==> flow/design.v <==
`timescale 1ns / 1ps
module multiplier(    Rs, Rm, result  );
parameter N = 32; 
output wire[N-1:0] result;
input wire[N-1:0] Rs;
input wire[N-1:0] Rm;
assign result = Rm*Rs;
endmodule
`timescale 1ns / 1ps
module reg_sync(in_address_1,in_address_2,in_address_3,
						out_data_1,out_data_2,out_data_3,
						write_address_1, write_address_2,
						write_data_1, write_data_2,
						write_enable_1, write_enable_2,
						read_enable_1, read_enable_2, read_enable_3,
						rst, clk );
parameter N = 32;			  
reg [N-1:0] R [15:0];	 
input [3:0]in_address_1;
input [3:0]in_address_2;
input [3:0]in_address_3;
output reg [N-1:0]out_data_1;
output reg [N-1:0]out_data_2;
output reg [N-1:0]out_data_3;
input [3:0] write_address_1;
input[N-1:0] write_data_1;
input [3:0] write_address_2;
input[N-1:0] write_data_2;
input clk;
input rst;
input write_enable_1;
input write_enable_2;
input read_enable_1;
input read_enable_2;
input read_enable_3;
integer i;
always@(posedge clk) begin
	if (rst) begin
		for (i = 0; i < 16; i = i + 1)
			R[i] <= 0;
		out_data_1 <= 0;
		out_data_2 <= 0;
		out_data_3 <= 0;
	end else begin
		if (read_enable_1 == 1)
		out_data_1 <= R[in_address_1];
		if (read_enable_2 == 1)
		out_data_2 <= R[in_address_2];
		if (read_enable_3 == 1)
		out_data_3 <= R[in_address_3];
		if (write_enable_1 == 1) R[write_address_1] <= write_data_1;
		if (write_enable_2 == 1) R[write_address_2] <= write_data_2;
	end
end
endmodule 
`timescale 1ns / 1ps
module main_sync(clk, rst, ld_we, ld_addr, ld_data, start, a_addr, b_addr, c_addr,
		count, ready, done, result, rd_addr, rd_data);
parameter N = 32;
input clk;
input rst;
input ld_we;
input [3:0] ld_addr;
input [N-1:0] ld_data;
input start;
input [3:0] a_addr;
input [3:0] b_addr;
input [3:0] c_addr;
input [3:0] count;
output ready;
output reg done;
output [N-1:0] result;
input [3:0] rd_addr;
output [N-1:0] rd_data;
localparam IDLE = 2'd0, FIRST = 2'd1, MUL = 2'd2, WB = 2'd3;
reg [1:0] state;
reg [3:0] cnt;
reg [3:0] dst;
reg [N-1:0] reg_C;
wire [N-1:0] reg_A;
wire [N-1:0] reg_B;
wire [N-1:0] product;
wire go = (state == IDLE) && start;
reg_sync register(.in_address_1(a_addr), .in_address_2(b_addr), .in_address_3(rd_addr),
		.out_data_1(reg_A), .out_data_2(reg_B), .out_data_3(rd_data),
		.write_address_1(ld_addr), .write_address_2(dst),
		.write_data_1(ld_data), .write_data_2(reg_C),
		.write_enable_1(ld_we && (state == IDLE) && !start), .write_enable_2(state == WB),
		.read_enable_1(go), .read_enable_2(go), .read_enable_3(1'b1),
		.rst(rst), .clk(clk));
multiplier mult(.Rm(reg_A), .Rs((state == FIRST) ? reg_B : reg_C), .result(product));
assign ready = (state == IDLE);
assign result = reg_C;
always @(posedge clk) begin
	if (rst) begin
		state <= IDLE;
		cnt <= 0;
		dst <= 0;
		reg_C <= 0;
		done <= 0;
	end else begin
		done <= 0;
		case (state)
		IDLE: if (start) begin
			cnt <= count;
			dst <= c_addr;
			state <= FIRST;
		end
		FIRST: begin
			if (cnt == 0) begin
				reg_C <= reg_B;
				state <= WB;
			end else begin
				reg_C <= product;
				cnt <= cnt - 1;
				state <= (cnt == 1) ? WB : MUL;
			end
		end
		MUL: begin
			reg_C <= product;
			cnt <= cnt - 1;
			if (cnt == 1) state <= WB;
		end
		WB: begin
			state <= IDLE;
			done <= 1;
		end
		endcase
	end
end
endmodule
==> reports on main_sync <==
* Step by step through the tools: main_sync
Tool output for the design above before and after an edit, in the order of the flow. "before" refers to lines of the RTL above, "after" to lines of the edited file. "change" is "after" less "before", of the values as shown; "relative change" is that difference over "before", in percent. Cell names lack the library's common part. A cell with n/a has no value.
Inputs: top main_sync, clock port clk, standard-cell library sky130hd, library corner tt_025C_1v80

* The edit
The edit as a unified diff against the file above. The edited RTL no longer does the same as the RTL above: the edit was made by script, with no optimisation intended.
begin of diff
@@ -55,5 +55,5 @@
 endmodule 
 `timescale 1ns / 1ps
-module main_sync(clk, rst, ld_we, ld_addr, ld_data, start, a_addr, b_addr, c_addr,
+module main_sync(clk, rst, ld_we, ld_addr_pin, ld_data, start, a_addr, b_addr, c_addr,
 		count, ready, done, result, rd_addr, rd_data);
 parameter N = 32;
@@ -61,5 +61,5 @@
 input rst;
 input ld_we;
-input [3:0] ld_addr;
+input [3:0] ld_addr_pin;
 input [N-1:0] ld_data;
 input start;
@@ -73,4 +73,6 @@
 input [3:0] rd_addr;
 output [N-1:0] rd_data;
+reg [3:0] ld_addr;
+always @(posedge clk) ld_addr <= ld_addr_pin;
 localparam IDLE = 2'd0, FIRST = 2'd1, MUL = 2'd2, WB = 2'd3;
 reg [1:0] state;
end of diff

* After elaboration
Source: Yosys, flattened and elaborated, memories not mapped. Widths are those after wreduce. Registers that Yosys merges into a memory's read port (data or address) are not register bits. Print and check cells do not count. Equal cells are merged and count once. Memory sizes are those after Yosys's memory passes, which may raise the word count (mostly to a power of two), join words into wider ones and drop unused or constant bits.
Operators by class:
- add/subtract/negate cells | before 1, after 1, change 0, relative change 0.00%
- multipliers | before 1, after 1, change 0, relative change 0.00%
- divide/modulo/power cells | before 0, after 0, change 0
- order comparisons | before 0, after 0, change 0
- equal/unequal tests | before 7, after 7, change 0, relative change 0.00%
- shift operators | before 0, after 0, change 0
- multiplexer cells | before 27, after 27, change 0, relative change 0.00%
- bitwise operators | before 0, after 0, change 0
- reduce/logical cells | before 13, after 13, change 0, relative change 0.00%
Unchanged operator kinds not shown: 23.
Bit counts:
- flip-flop bits (word level) | before 43, after 47, change +4, relative change +9.30%
- bits in latches | before 0, after 0, change 0
- RAM bits | before 512, after 512, change 0, relative change 0.00%
- bits in read-only memories | before 0, after 0, change 0
- memories kept | before 1, after 1, change 0, relative change 0.00%
- input bits | before 60, after 60, change 0, relative change 0.00%
- output and inout port bits | before 66, after 66, change 0, relative change 0.00%
- elaborated cells | before 55, after 56, change +1, relative change +1.82%

* Longest topological paths
Depth = most cells in a row (Yosys ltp): at word level without a register or memory, in the mapped netlist without a sequential cell, where the memories' decode and read muxes count.
Depth:
- depth after elaboration | before 6, after 6, change 0, relative change 0.00%
- ABC_AREA | before 0, after 0
- gate-level depth with buffers | before 31, after 31, change 0, relative change 0.00%
- mapped depth without buffers | before 27, after 26, change -1, relative change -3.70%

* Netlist
Source: synth_stat.txt of the flow (Yosys; design flattened, memories mapped). It holds for the ABC_AREA given above (unset counts as 0); a run with the other value may have another netlist.
Mapped netlist:
- cells in the netlist | before 4139, after 4126, change -13, relative change -0.31%
- chip area (Yosys) (mm^2) | before 0.0505535, after 0.0506085, change +0.0000550, relative change +0.11%
- sequential area (mm^2) | before 0.0181975, after 0.0182775, change +0.0000800, relative change +0.44%
- mapped flip-flops | before 653, after 657, change +4, relative change +0.61%
- buffers | before 330, after 326, change -4, relative change -1.21%
Cell types:
- nand2b_1 | before 28, after 5, change -23, relative change -82.14%
- nand2_1 | before 420, after 439, change +19, relative change +4.52%
- o21ai_0 | before 32, after 18, change -14, relative change -43.75%
- nor2_1 | before 564, after 557, change -7, relative change -1.24%
- dfxtp_1 | before 141, after 145, change +4, relative change +2.84%
- a21oi_1 | before 101, after 97, change -4, relative change -3.96%
- a211oi_1 | before 9, after 5, change -4, relative change -44.44%
- o211ai_1 | before 7, after 3, change -4, relative change -57.14%
- inv_1 | before 384, after 381, change -3, relative change -0.78%
- clkbuf_1 | before 274, after 271, change -3, relative change -1.09%
- a21o_1 | before 12, after 15, change +3, relative change +25.00%
- or4_1 | before 0, after 3, change +3
- o21a_1 | before 5, after 7, change +2, relative change +40.00%
- a2111oi_0 | before 3, after 1, change -2, relative change -66.67%
- buf_4 | before 3, after 1, change -2, relative change -66.67%
- nor3b_1 | before 3, after 5, change +2, relative change +66.67%
- o21bai_1 | before 3, after 5, change +2, relative change +66.67%
- o31ai_1 | before 3, after 5, change +2, relative change +66.67%
Unchanged cell types not shown: 17. Not every row of either side is listed. By module: a second synthesis without flattening, with its own total; a netlist apart from the flattened one above.
Second synthesis, totals:
- cell total of the unflattened synthesis | before 5366, after 5370, change +4, relative change +0.07%
- area total of the unflattened synthesis (mm^2) | before 0.0550465, after 0.0551141, change +0.0000676, relative change +0.12%
Rows give one instance, submodules left out.
By module, before:
- reg_sync | times used 1, cells 3373, area 0.0368191 mm^2, sequential area 0.0172966 mm^2
- multiplier | times used 1, cells 1742, area 0.0158139 mm^2, sequential area 0 mm^2
- main_sync | times used 1, cells 251, area 0.0024136 mm^2, sequential area 0.0009009 mm^2
By module, after:
- reg_sync | times used 1, cells 3373, area 0.0368066 mm^2, sequential area 0.0172966 mm^2
- multiplier | times used 1, cells 1742, area 0.0158139 mm^2, sequential area 0 mm^2
- main_sync | times used 1, cells 255, area 0.0024936 mm^2, sequential area 0.0009809 mm^2

* Worst setup path after synthesis
Path of least setup slack by OpenSTA after synthesis, without wires, with an ideal clock, recovery checks aside; 20% of the period is set as input and as output delay. Where synthesis merged equal registers, the netlist keeps one of their names.
Timing path after synthesis:
- path type | before flip-flop to flip-flop, after flip-flop to flip-flop
- from | before register state, after register state
- to | before register reg_C[29], after register reg_C[31]
- clock period (ps) | before 10000, after 10000, change 0, relative change 0.00%
- setup time (ps) | before 86, after 134, change +48
- time at the first pin (ps) | before 0, after 0, change 0
- arrival time (ps) | before 7631, after 7567, change -64, relative change -0.84%
- required time (ps) | before 9914, after 9866, change -48, relative change -0.48%
- path slack (ps) | before 2283, after 2299, change +16
- delay of the path (ps) | before 7717, after 7701, change -16, relative change -0.21%
- driving pins on the path | before 30, after 29, change -1, relative change -3.33%
- path buffers | before 4, after 4, change 0, relative change 0.00%
- synthesis period reached (ps) | before 7717, after 7701, change -16, relative change -0.21%
"delay of the path" = arrival - input delay + setup time. "driving pins on the path": output pins that drive a net of the path, with the launching flip-flop's if there is one; two outputs of one cell count as two. "synthesis period reached" = period - worst setup slack (recovery checks aside). The figure is calculated, with input and output delays left at 20% of the set period. An end named without its bit number is one bit of that signal or, where synthesis recoded a state register, one of its new flip-flops. Between the ends stands the longest chain of elaborated cells between them, by number of cells; it is not shown to be the way that was timed. Of several equally long chains one is given. A line is the first line of the expression or statement that the cell stems from. Yosys adds cells for indexed reads and writes and turns some case tables into memories. A register here has more assigning lines than the two given.
On the way, after synthesis, before: path through dfxtp_1 -> buf_6 -> buf_12 -> mux2_2 -> clkbuf_1 -> clkbuf_1 -> and2_1 -> fa_1 -> inv_1 -> fa_1 -> fa_1 -> fa_1 -> inv_1 -> fa_1 -> inv_1 -> fa_1 -> inv_1 -> fa_1 -> fa_1 -> ha_1 -> a21o_1 -> a21o_1 -> a221oi_1 -> o21ai_1 -> a311o_1 -> a2111oi_0 -> a21oi_1 -> xor2_1 -> nand2_1 -> a211oi_1, length of the longest elaborated chain 5, elaborated cells on any way between the ends 7, classes of those cells 1 x mul; 2 x eq/ne; 3 x mux; 1 x reduce/logical
Ends and longest elaborated chain, after synthesis, before:
- start, declared | line 76 | reg [1:0] state;
- start, assigned | line 96 | state <= IDLE;
- start, assigned | line 116 | state <= (cnt == 1) ? WB : MUL;
- == test 2 x 1 -> 1 bit | line 91
- 2-to-1 mux 32 bit | line 91
- multiplier 32 x 32 -> 32 bit | line 7 | assign result = Rm*Rs;
- 2-to-1 mux 32 bit | line 110 | if (cnt == 0) begin
- parallel mux 32 bit (select 2 bit) | line 103 | case (state)
- end, assigned | line 111 | reg_C <= reg_B;
- end, assigned | line 114
- end, declared | line 79 | reg [N-1:0] reg_C;
On the way, after synthesis, after: path through dfxtp_1 -> buf_6 -> buf_6 -> buf_8 -> mux2_4 -> clkbuf_1 -> and2_1 -> fa_1 -> fa_1 -> fa_1 -> inv_1 -> fa_1 -> inv_1 -> fa_1 -> inv_1 -> fa_1 -> inv_1 -> fa_1 -> fa_1 -> ha_1 -> a22o_1 -> or4_1 -> a21oi_1 -> and2_1 -> o31ai_1 -> a2111o_1 -> a41oi_1 -> xnor2_1 -> o22ai_1, length of the longest elaborated chain 5, elaborated cells on any way between the ends 7, classes of those cells 1 x mul; 2 x eq/ne; 3 x mux; 1 x reduce/logical
Ends and longest elaborated chain, after synthesis, after:
- start, declared | line 78 | reg [1:0] state;
- start, assigned | line 98 | state <= IDLE;
- start, assigned | line 118 | state <= (cnt == 1) ? WB : MUL;
- == test 2 x 1 -> 1 bit | line 93
- 2-to-1 mux 32 bit | line 93
- multiplier 32 x 32 -> 32 bit | line 7 | assign result = Rm*Rs;
- 2-to-1 mux 32 bit | line 112 | if (cnt == 0) begin
- parallel mux 32 bit (select 2 bit) | line 105 | case (state)
- end, assigned | line 113 | reg_C <= reg_B;
- end, assigned | line 116
- end, declared | line 81 | reg [N-1:0] reg_C;

* Path in the finished layout
From the final timing report of each run of set A: the path of least setup slack in the routed layout; clock arrival at registers is part of the times. The report prints the path's times to 10 ps; the period is as set.
Timing path post-layout:
- path type | before flip-flop to flip-flop, after flip-flop to flip-flop
- from | before register state, after register state
- to | before register reg_C[30], after register reg_C[31]
- clock period (ps) | before 10000, after 10000, change 0, relative change 0.00%
- setup time (ps) | before 110, after 150, change +40
- time at the first pin (ps) | before 620, after 620, change 0, relative change 0.00%
- arrival time (ps) | before 8930, after 9110, change +180, relative change +2.02%
- required time (ps) | before 10490, after 10480, change -10, relative change -0.10%
- path slack (ps) | before 1560, after 1370, change -190
- driving pins on the path | before 25, after 25, change 0, relative change 0.00%
- path buffers | before 0, after 0, change 0
An end named without its bit number is one bit of that signal or, where synthesis recoded a state register, one of its new flip-flops. Between the ends stands the longest chain of elaborated cells between them, by number of cells; it is not shown to be the way that was timed. Of several equally long chains one is given. A register here has more assigning lines than the two given.
On the way, post-layout, before: path through dfxtp_2 -> mux2_2 -> and2_1 -> fa_1 -> inv_1 -> fa_1 -> fa_1 -> fa_1 -> inv_1 -> fa_1 -> inv_1 -> fa_1 -> inv_1 -> fa_1 -> fa_1 -> ha_1 -> and3_1 -> o211a_1 -> o21a_1 -> a311oi_1 -> o221ai_1 -> o41ai_1 -> mux2i_1 -> nand2_1 -> a311oi_1, length of the longest elaborated chain 5, elaborated cells on any way between the ends 7, classes of those cells 1 x mul; 2 x eq/ne; 3 x mux; 1 x reduce/logical
Ends and longest elaborated chain, post-layout, before:
- start, declared | line 76 | reg [1:0] state;
- start, assigned | line 96 | state <= IDLE;
- start, assigned | line 116 | state <= (cnt == 1) ? WB : MUL;
- == test 2 x 1 -> 1 bit | line 91
- 2-to-1 mux 32 bit | line 91
- multiplier 32 x 32 -> 32 bit | line 7 | assign result = Rm*Rs;
- 2-to-1 mux 32 bit | line 110 | if (cnt == 0) begin
- parallel mux 32 bit (select 2 bit) | line 103 | case (state)
- end, assigned | line 111 | reg_C <= reg_B;
- end, assigned | line 114
- end, declared | line 79 | reg [N-1:0] reg_C;
On the way, post-layout, after: path through dfxtp_2 -> mux2_1 -> and2_1 -> fa_1 -> inv_1 -> fa_1 -> fa_1 -> fa_1 -> inv_1 -> fa_1 -> inv_1 -> fa_1 -> inv_1 -> fa_1 -> fa_1 -> ha_1 -> a22o_1 -> or4_1 -> a21oi_1 -> and2_1 -> o31ai_1 -> a2111o_1 -> a41oi_1 -> xnor2_1 -> o22ai_1, length of the longest elaborated chain 5, elaborated cells on any way between the ends 7, classes of those cells 1 x mul; 2 x eq/ne; 3 x mux; 1 x reduce/logical
Ends and longest elaborated chain, post-layout, after:
- start, declared | line 78 | reg [1:0] state;
- start, assigned | line 98 | state <= IDLE;
- start, assigned | line 118 | state <= (cnt == 1) ? WB : MUL;
- == test 2 x 1 -> 1 bit | line 93
- 2-to-1 mux 32 bit | line 93
- multiplier 32 x 32 -> 32 bit | line 7 | assign result = Rm*Rs;
- 2-to-1 mux 32 bit | line 112 | if (cnt == 0) begin
- parallel mux 32 bit (select 2 bit) | line 105 | case (state)
- end, assigned | line 113 | reg_C <= reg_B;
- end, assigned | line 116
- end, declared | line 81 | reg [N-1:0] reg_C;

* Measured runs
Runs of the flow (Yosys, OpenROAD) on both versions; the two runs of a pair have the same settings. The constraints put input and output delay at 20% of the set period each and load the outputs with 0.01 pF.
Flow settings, set A: CORE_UTILIZATION 40, period_ns 10.0, CAP_MARGIN 20, CORE_MARGIN 2, SLEW_MARGIN 20
Final reports, set A:
- cell area after synthesis (mm^2) | before 0.0505535, after 0.0506085, change +0.0000550, relative change +0.11%
- die size (mm^2) | before 0.129244, after 0.129384, change +0.000140, relative change +0.11%
- area of the standard cells in the finished layout (mm^2) | before 0.0556909, after 0.0558448, change +0.0001539, relative change +0.28%
- post-layout utilization (%) | before 44.4, after 44.5, change +0.1
- worst setup slack after layout (ps) | before 1561, after 1372, change -189
- sum of negative setup slack (ps) | before 0, after 0, change 0
- final worst hold slack (ps) | before 456, after 457, change +1
- power (mW) | before 7.400, after 7.413, change +0.013, relative change +0.18%
- clock period reached (ps) | before 8439, after 8628, change +189, relative change +2.24%
Flow settings, set B: CELL_PAD_IN_SITES_DETAIL_PLACEMENT 1, CORE_UTILIZATION 43, CTS_CLUSTER_DIAMETER 294, PLACE_DENSITY_LB_ADDON 0.09, SETUP_SLACK_MARGIN 0.95, SLEW_MARGIN 35, TNS_END_PERCENT 90, period_ns 9.67, CAP_MARGIN 20, CORE_MARGIN 2
Final reports, set B:
- cell area after synthesis (mm^2) | before 0.0505535, after 0.0506085, change +0.0000550, relative change +0.11%
- die size (mm^2) | before 0.120326, after 0.120454, change +0.000128, relative change +0.11%
- area of the standard cells in the finished layout (mm^2) | before 0.0559249, after 0.0558398, change -0.0000851, relative change -0.15%
- post-layout utilization (%) | before 48.1, after 47.9, change -0.2
- worst setup slack after layout (ps) | before 1267, after 1396, change +129
- sum of negative setup slack (ps) | before 0, after 0, change 0
- final worst hold slack (ps) | before 459, after 471, change +12
- power (mW) | before 7.899, after 7.714, change -0.185, relative change -2.34%
- clock period reached (ps) | before 8403, after 8274, change -129, relative change -1.54%
"clock period reached": clock period set for the run, less the worst setup slack. It is reckoned from that one timing run; input and output delays stay at 20% of the period that was set. By "power" is meant OpenSTA's value without simulated activity: inputs other than the clock are taken to toggle once in ten clock periods, and the tool carries that through the logic.
